==> flow/design.v <==
module ALU(Ain,Bin,ALUop,out,Z);
input [15:0] Ain, Bin;
input [1:0] ALUop;
output [15:0] out;
output Z;
assign out = (ALUop == 2'b00) ? (Ain + Bin) : (ALUop == 2'b01) ? (Ain - Bin) : (ALUop == 2'b10) ? (Ain & Bin) : (~Bin) ;
assign Z =  (out == 16'b0000000000000000) ?  1'b1 : 1'b0;
endmodule
module regfile(data_in,writenum,write,readnum,clk,data_out);
input [15:0] data_in;
input [2:0] writenum, readnum;
input write, clk;
output [15:0] data_out;
reg [15:0] R[7:0];  
reg [15:0] data_out;
always_ff @ (posedge clk)
begin 
if (write)  
    R[writenum] <= data_in;   
end  
assign data_out = R[readnum];  
endmodule
module shifter(in,shift,sout);
input [15:0] in;
input [1:0] shift;
output [15:0] sout;
reg [15:0] sout;
always_comb 
begin 
    if (shift == 2'b00)
        sout = in;
    else if (shift == 2'b01)
        sout = in << 1;
    else if (shift == 2'b10)
        sout = in >> 1;
    else if (shift == 2'b11)
    begin
      sout = in >> 1;
      sout[15] = in[15];
    end 
    else 
    sout = 16'bxxxxxxxxxxxxxxxx;
end 
endmodule
module datapath (clk, writenum, readnum, write, datapath_in, vsel, loada, loadb, loadc, shift, asel, bsel, ALUop, loads, Z_out, datapath_out);
input write, clk, loada, loadb, loadc, asel, bsel, loads, vsel;
input [1:0] ALUop, shift;
input [2:0] writenum, readnum;
input [15:0] datapath_in;
output Z_out;
output [15:0] datapath_out;
wire [15:0] data_in;
reg[15:0] aloaded, in;
wire [15:0] Bin, Ain;
reg Z_out;
reg [15:0] datapath_out;
wire [15:0] data_out, sout, out;
wire Z;
assign data_in = vsel ? datapath_in : datapath_out;  
regfile REGFILE(data_in, writenum, write, readnum, clk, data_out);  
always_ff @(posedge clk)  
begin
if (loada == 1) 
begin
 aloaded <= data_out ;
end
end 
always_ff @(posedge clk)  
begin
if (loadb == 1) 
begin
 in <= data_out ;
end
end 
shifter SHIFTER(in,shift,sout);
assign Bin = bsel ? ({11'b0, datapath_in[4:0]}) : sout ;  
assign Ain = asel ? (16'b0000000000000000) : aloaded ;
ALU alu(Ain,Bin,ALUop,out,Z);  
always_ff @(posedge clk)  
begin
if (loads == 1) 
begin
 Z_out <= Z ;
end
end 
always_ff @(posedge clk)  
begin
if (loadc == 1) 
begin
 datapath_out <= out ;
end
end 
endmodule 
# Reports on datapath
# What the tools print for datapath, step after step.
# Lines are those of the file above, counted from 1.
# Operators: Yosys type, input widths -> output width; for muxes data width and select width s.
# Cell names lack the library's common part.
# A cell with - has no value.
dict set report setup {
  design {datapath}
  clock {clk}
  library {sky130hd}
  corner {tt_025C_1v80}
}

# Word-level counts
# Counts by Yosys on the flattened word-level netlist (proc, flatten, opt, wreduce; memories kept). Register bits leave out memories and registers merged into their read ports (data or address); mux counts leave out enables and synchronous resets folded into registers. Print and check cells are left out. Cells with the same type and inputs are merged into one.
# Yosys's memory passes give these memory sizes; they may raise the number of words (mostly to a power of two), join words into wider ones and drop unused or constant bits.
dict set report bits {
  reg_bits 49
  ramBits 128
  mem_count 1
  input_bits 35
}
# name size width read_ports wr line
set memory_table {}
lappend memory_table {REGFILE.R 8 16 1 1 14} ;# reg [15:0] R[7:0];
dict set report classes {
  addsub 2
  eq_ne 5
  muxes 15
  logic 2
  reduce_logical 3
}
# operator count
set ops {}
lappend ops {{$mux 16} 10}
lappend ops {{$add 16x16->16} 1}
lappend ops {{$sub 16x16->16} 1}
lappend ops {{$and 16x16->16} 1}
lappend ops {{$not 16->16} 1}
lappend ops {{$logic_not 16->1} 1}
lappend ops {{$mux 15} 1}
lappend ops {{$eq 2x2->1 const B} 3}
lappend ops {{$eq 2x1->1 const B} 2}
lappend ops {{$logic_not 2->1} 2}
lappend ops {{$mux 3} 1}
lappend ops {{$mux 1} 3}

# Depth
# Yosys ltp: most cells in a row. Word level: on the elaborated netlist, between registers, memories and ports. Mapped: between sequential cells and ports; inverters and the memories' decode and read muxes count.
dict set report logic_depth {
  depth_word 12
  abc_area 0
  mapped_depth 18
}

# Synthesis result
# The flow's flattened synthesis, as Yosys stat reports it; memories are mapped. The netlist is that of the ABC_AREA named above (0 if unset); the other value can give another one.
dict set report mapped {
  cell_count 664
  mapped_area_um2 9191.3
  seq_area_um2 5315.1
  ffs 177
  buf_cells 34
}
# cell count area_total_um2
set by_type {}
lappend by_type {edfxtp_1 177 5.32E+03}
lappend by_type {mux4_2 35 788.256}
lappend by_type {mux2_2 37 416.65}
lappend by_type {ha_1 29 362.848}
lappend by_type {mux2i_1 19 190.182}
lappend by_type {nor2_1 50 187.68}
lappend by_type {a21oi_1 30 150.144}
lappend by_type {nor2b_1 21 131.376}
lappend by_type {nand2_1 33 123.869}
lappend by_type {o21ai_0 23 115.11}
lappend by_type {inv_1 27 101.347}
lappend by_type {clkbuf_1 21 78.826}
lappend by_type {nand3_1 15 75.072}
lappend by_type {nor3_1 14 70.067}
lappend by_type {xnor2_1 8 70.067}
lappend by_type {nand2b_1 10 62.56}
lappend by_type {o211ai_1 7 52.55}
lappend by_type {a21o_1 6 45.043}
# Not listed: further types 50, cells in them 102.
# The figures by module come from a second, unflattened synthesis with its own total; it is not the netlist above.
dict set report unflattened {
  hier_cells 688
  hier_area_um2 9544.2
}
# Rows give one instance, submodules left out.
# module n_inst n_cells mod_area_um2 seq_area_um2
set modules {}
lappend modules {regfile 1 198 4973.5 3843.7}
lappend modules {ALU 1 336 2255.9 0.0}
lappend modules {datapath 1 102 1974.4 1471.4}
lappend modules {shifter 1 52 340.3 0.0}

# Worst setup path after synthesis
# Path of least setup slack by OpenSTA after synthesis, without wires, with an ideal clock, recovery checks aside; 20% of the period is set as input and as output delay. Where synthesis merged equal registers, the netlist keeps one of their names.
dict set report synth_timing {
  path_kind {input to register}
  from {in shift[0]}
  to {reg Z_out}
  period_ns 5.5
  in_delay_ns 1.100
  launch_ns 1.100
  arrival_time_ns 5.107
  required_time_ns 5.330
  path_slack_ns 0.223
  path_delay_ns 4.177
  path_stages 16
  path_buffers 1
  synth_period_reached_ns 5.277
}
# "path_delay_ns" is the arrival time less input delay plus setup time.
# "path_stages" counts driving pins, that of a launching flip-flop among them; a cell with two outputs on the path counts twice.
# "synth_period_reached_ns" is the clock period less the worst setup slack; recovery checks do not enter. This is arithmetic on one report: input and output delays are still those of the set period (20% each).
# The rows between start and end are the longest chain of elaborated cells between them; the timing report does not say that the signal goes this way. Where chains are equally long, one stands for them.
# A line is the first line of the expression or statement that the cell stems from. Yosys adds cells for indexed reads and writes and turns some case tables into memories.
dict set report synth_between {
  cell_sequence {buf_6 > or3b_4 > a2bb2oi_2 > ha_1 > inv_1 > fa_1 > a21o_1 > a311oi_1 > o22ai_2 > o41ai_2 > o31ai_1 > mux2_4 > a211o_1 > or4_1 > or4_1 > nor4_2}
  elab_chain_len 12
  cells_between 19
  classes_between {add/sub: 2; eq/ne: 3; mux: 10; logic: 2; reduce/logical: 2}
}
# item line
set synth_rtl {}
lappend synth_rtl {{from (decl)} 47} ;# input [1:0] ALUop, shift;
lappend synth_rtl {{$eq 2x2->1} 36} ;# else if (shift == 2'b11)
lappend synth_rtl {{$mux 15} 36}
lappend synth_rtl {{$mux 16} 34} ;# else if (shift == 2'b10)
lappend synth_rtl {{$mux 16} 32} ;# else if (shift == 2'b01)
lappend synth_rtl {{$mux 16} 30} ;# if (shift == 2'b00)
lappend synth_rtl {{$mux 16} 76} ;# assign Bin = bsel ? ({11'b0, datapath_in[4:0]}) : sout ;
lappend synth_rtl {{$not 16->16} 6} ;# assign out = (ALUop == 2'b00) ? (Ain + Bin) : (ALUop == 2'b01) ? (Ain - Bin) : (ALUop == 2'b10) ? (Ain & Bin) ...
lappend synth_rtl {{$mux 16 x3} 6}
lappend synth_rtl {{$logic_not 16->1} 7} ;# assign Z =  (out == 16'b0000000000000000) ?  1'b1 : 1'b0;
lappend synth_rtl {{$mux 1} 7}
lappend synth_rtl {{to (assign)} 83} ;# Z_out <= Z ;
lappend synth_rtl {{to (decl)} 50} ;# output Z_out;

# Worst path after layout
# Path of least setup slack in the final report of run A (OpenROAD, finished layout, wires in). Where an end is a register, its clock arrival counts in the times.
dict set report layout_timing {
  path_kind {input to register}
  from {in bsel}
  to {reg Z_out}
  period_ns 5.5
  in_delay_ns 1.10
  launch_ns 1.10
  arrival_time_ns 5.49
  required_time_ns 5.75
  path_slack_ns 0.26
  path_stages 16
  path_buffers 3
}
# The rows between start and end are the longest chain of elaborated cells between them; the timing report does not say that the signal goes this way. Where chains are equally long, one stands for them.
dict set report layout_between {
  cell_sequence {clkdlybuf4s50_1 > inv_1 > buf_4 > mux2i_1 > ha_1 > a21o_1 > buf_4 > o211ai_1 > o22ai_2 > o41ai_4 > o31ai_2 > mux2_4 > a211o_1 > or4_1 > or4_4 > nor4_2}
  elab_chain_len 7
  cells_between 10
  classes_between {add/sub: 2; mux: 5; logic: 2; reduce/logical: 1}
}
# item line
set layout_rtl {}
lappend layout_rtl {{from (decl)} 46} ;# input write, clk, loada, loadb, loadc, asel, bsel, loads, vsel;
lappend layout_rtl {{$mux 16} 76} ;# assign Bin = bsel ? ({11'b0, datapath_in[4:0]}) : sout ;
lappend layout_rtl {{$not 16->16} 6} ;# assign out = (ALUop == 2'b00) ? (Ain + Bin) : (ALUop == 2'b01) ? (Ain - Bin) : (ALUop == 2'b10) ? (Ain & Bin) ...
lappend layout_rtl {{$mux 16 x3} 6}
lappend layout_rtl {{$logic_not 16->1} 7} ;# assign Z =  (out == 16'b0000000000000000) ?  1'b1 : 1'b0;
lappend layout_rtl {{$mux 1} 7}
lappend layout_rtl {{to (assign)} 83} ;# Z_out <= Z ;
lappend layout_rtl {{to (decl)} 50} ;# output Z_out;

Subject: flow runs of datapath

Hi,

Record of 4 stored runs of the RTL-to-layout flow on datapath, platform sky130hd. The runs are unordered. Constraints: input delay and output delay 20% of the set period each, output load 0.01 pF.
"period_reached_ns" means the clock period less the worst setup slack. The figure is calculated, with input and output delays left at 20% of the set period.
"worst_path_time_ns" means the part of the period allowed to the worst setup path (the constraints hold back 20% at inputs and 20% at outputs) less its slack; where the path has registers, the arrival times of their clocks count too.
"power_total_uw" rests on the timing tool's default activity at the inputs, not on a simulated workload.

# run A
==> flow/run.sh <==
#!/bin/bash
# the make line also repeats the synthesis and layout settings of config.mk as NAME=value (left out here)
make -C /OpenROAD-flow-scripts/flow DESIGN_CONFIG=/design/flow/config.mk WORK_HOME=/design/flow/orfs CLKGATE_MAP_FILE= finish
==> flow/config.mk <==
export PLATFORM = sky130hd
export DESIGN_NAME = datapath
export DESIGN_NICKNAME = datapath
export VERILOG_FILES = /design/flow/design.v
export SDC_FILE = /design/flow/constraint.sdc
export NUM_CORES = 4
export LEC_CHECK = 0
export CAP_MARGIN = 20
export CORE_MARGIN = 2
export CORE_UTILIZATION = 40
export SLEW_MARGIN = 20
==> flow/constraint.sdc <==
create_clock -name core_clock -period 5.5 [get_ports {clk}]
set_input_delay 1.1000 -clock core_clock [delete_from_list [all_inputs] [get_ports {clk}]]
set_output_delay 1.1000 -clock core_clock [all_outputs]
set_load 0.01 [all_outputs]

==> run A: results <==
yosys.chip_area_um2=9191.3
ws_hold_ns=0.712
worst_path_time_ns=4.14
critical_path_type="input to register"
period_reached_ns=5.241
worstSetupSlack_ns=0.259
fin_util_frac=0.497
power_total_uw=3473
final_die_area_um2=24206.7
finish.stdcell_area_um2=11220.8

# run B
==> flow/run.sh <==
#!/bin/bash
# the make line also repeats the synthesis and layout settings of config.mk as NAME=value (left out here)
make -C /OpenROAD-flow-scripts/flow DESIGN_CONFIG=/design/flow/config.mk WORK_HOME=/design/flow/orfs CLKGATE_MAP_FILE= finish
==> flow/config.mk <==
export PLATFORM = sky130hd
export DESIGN_NAME = datapath
export DESIGN_NICKNAME = datapath
export VERILOG_FILES = /design/flow/design.v
export SDC_FILE = /design/flow/constraint.sdc
export NUM_CORES = 4
export LEC_CHECK = 0
export CAP_MARGIN = 20
export CORE_MARGIN = 2
export CORE_UTILIZATION = 40
export SLEW_MARGIN = 20
==> flow/constraint.sdc <==
create_clock -name core_clock -period 4.12 [get_ports {clk}]
set_input_delay 0.8240 -clock core_clock [delete_from_list [all_inputs] [get_ports {clk}]]
set_output_delay 0.8240 -clock core_clock [all_outputs]
set_load 0.01 [all_outputs]

==> run B: results <==
yosys.chip_area_um2=9191.3
ws_hold_ns=0.720
worst_path_time_ns=3.75
critical_path_type="input to register"
period_reached_ns=4.575
worstSetupSlack_ns=-0.455
fin_util_frac=0.53
power_total_uw=4603
final_die_area_um2=24206.7
finish.stdcell_area_um2=11956.5

# run C
==> flow/run.sh <==
#!/bin/bash
# the make line also repeats the synthesis and layout settings of config.mk as NAME=value (left out here)
make -C /OpenROAD-flow-scripts/flow DESIGN_CONFIG=/design/flow/config.mk WORK_HOME=/design/flow/orfs CLKGATE_MAP_FILE= finish
==> flow/config.mk <==
export PLATFORM = sky130hd
export DESIGN_NAME = datapath
export DESIGN_NICKNAME = datapath
export VERILOG_FILES = /design/flow/design.v
export SDC_FILE = /design/flow/constraint.sdc
export NUM_CORES = 4
export LEC_CHECK = 0
export ABC_AREA = 1
export CAP_MARGIN = 20
export CELL_PAD_IN_SITES_DETAIL_PLACEMENT = 1
export CELL_PAD_IN_SITES_GLOBAL_PLACEMENT = 2
export CORE_ASPECT_RATIO = 1.43
export CORE_MARGIN = 2
export CORE_UTILIZATION = 40
export GPL_TIMING_DRIVEN = 0
export HOLD_SLACK_MARGIN = 0.07
export MAX_ROUTING_LAYER = met4
export PLACE_DENSITY_LB_ADDON = 0.12
export SLEW_MARGIN = 30
==> flow/constraint.sdc <==
create_clock -name core_clock -period 4.8 [get_ports {clk}]
set_input_delay 0.9600 -clock core_clock [delete_from_list [all_inputs] [get_ports {clk}]]
set_output_delay 0.9600 -clock core_clock [all_outputs]
set_load 0.01 [all_outputs]

==> run C: results <==
yosys.chip_area_um2=9361.5
ws_hold_ns=0.719
worst_path_time_ns=3.42
critical_path_type="input to register"
period_reached_ns=4.378
worstSetupSlack_ns=0.422
fin_util_frac=0.479
power_total_uw=4022
final_die_area_um2=24663.0
finish.stdcell_area_um2=10964.3

# run D
==> flow/run.sh <==
#!/bin/bash
# the make line also repeats the synthesis and layout settings of config.mk as NAME=value (left out here)
make -C /OpenROAD-flow-scripts/flow DESIGN_CONFIG=/design/flow/config.mk WORK_HOME=/design/flow/orfs CLKGATE_MAP_FILE= finish
==> flow/config.mk <==
export PLATFORM = sky130hd
export DESIGN_NAME = datapath
export DESIGN_NICKNAME = datapath
export VERILOG_FILES = /design/flow/design.v
export SDC_FILE = /design/flow/constraint.sdc
export NUM_CORES = 4
export LEC_CHECK = 0
export ABC_AREA = 0
export CAP_MARGIN = 20
export CELL_PAD_IN_SITES_DETAIL_PLACEMENT = 1
export CELL_PAD_IN_SITES_GLOBAL_PLACEMENT = 2
export CORE_ASPECT_RATIO = 0.66
export CORE_MARGIN = 2
export CORE_UTILIZATION = 61
export GPL_TIMING_DRIVEN = 0
export MAX_ROUTING_LAYER = met4
export PLACE_DENSITY_LB_ADDON = 0.02
export SLEW_MARGIN = 30
==> flow/constraint.sdc <==
create_clock -name core_clock -period 4.8 [get_ports {clk}]
set_input_delay 0.9600 -clock core_clock [delete_from_list [all_inputs] [get_ports {clk}]]
set_output_delay 0.9600 -clock core_clock [all_outputs]
set_load 0.01 [all_outputs]

==> run D: results <==
outcome="not finished: placement ended with error FLW-0024"

Regards
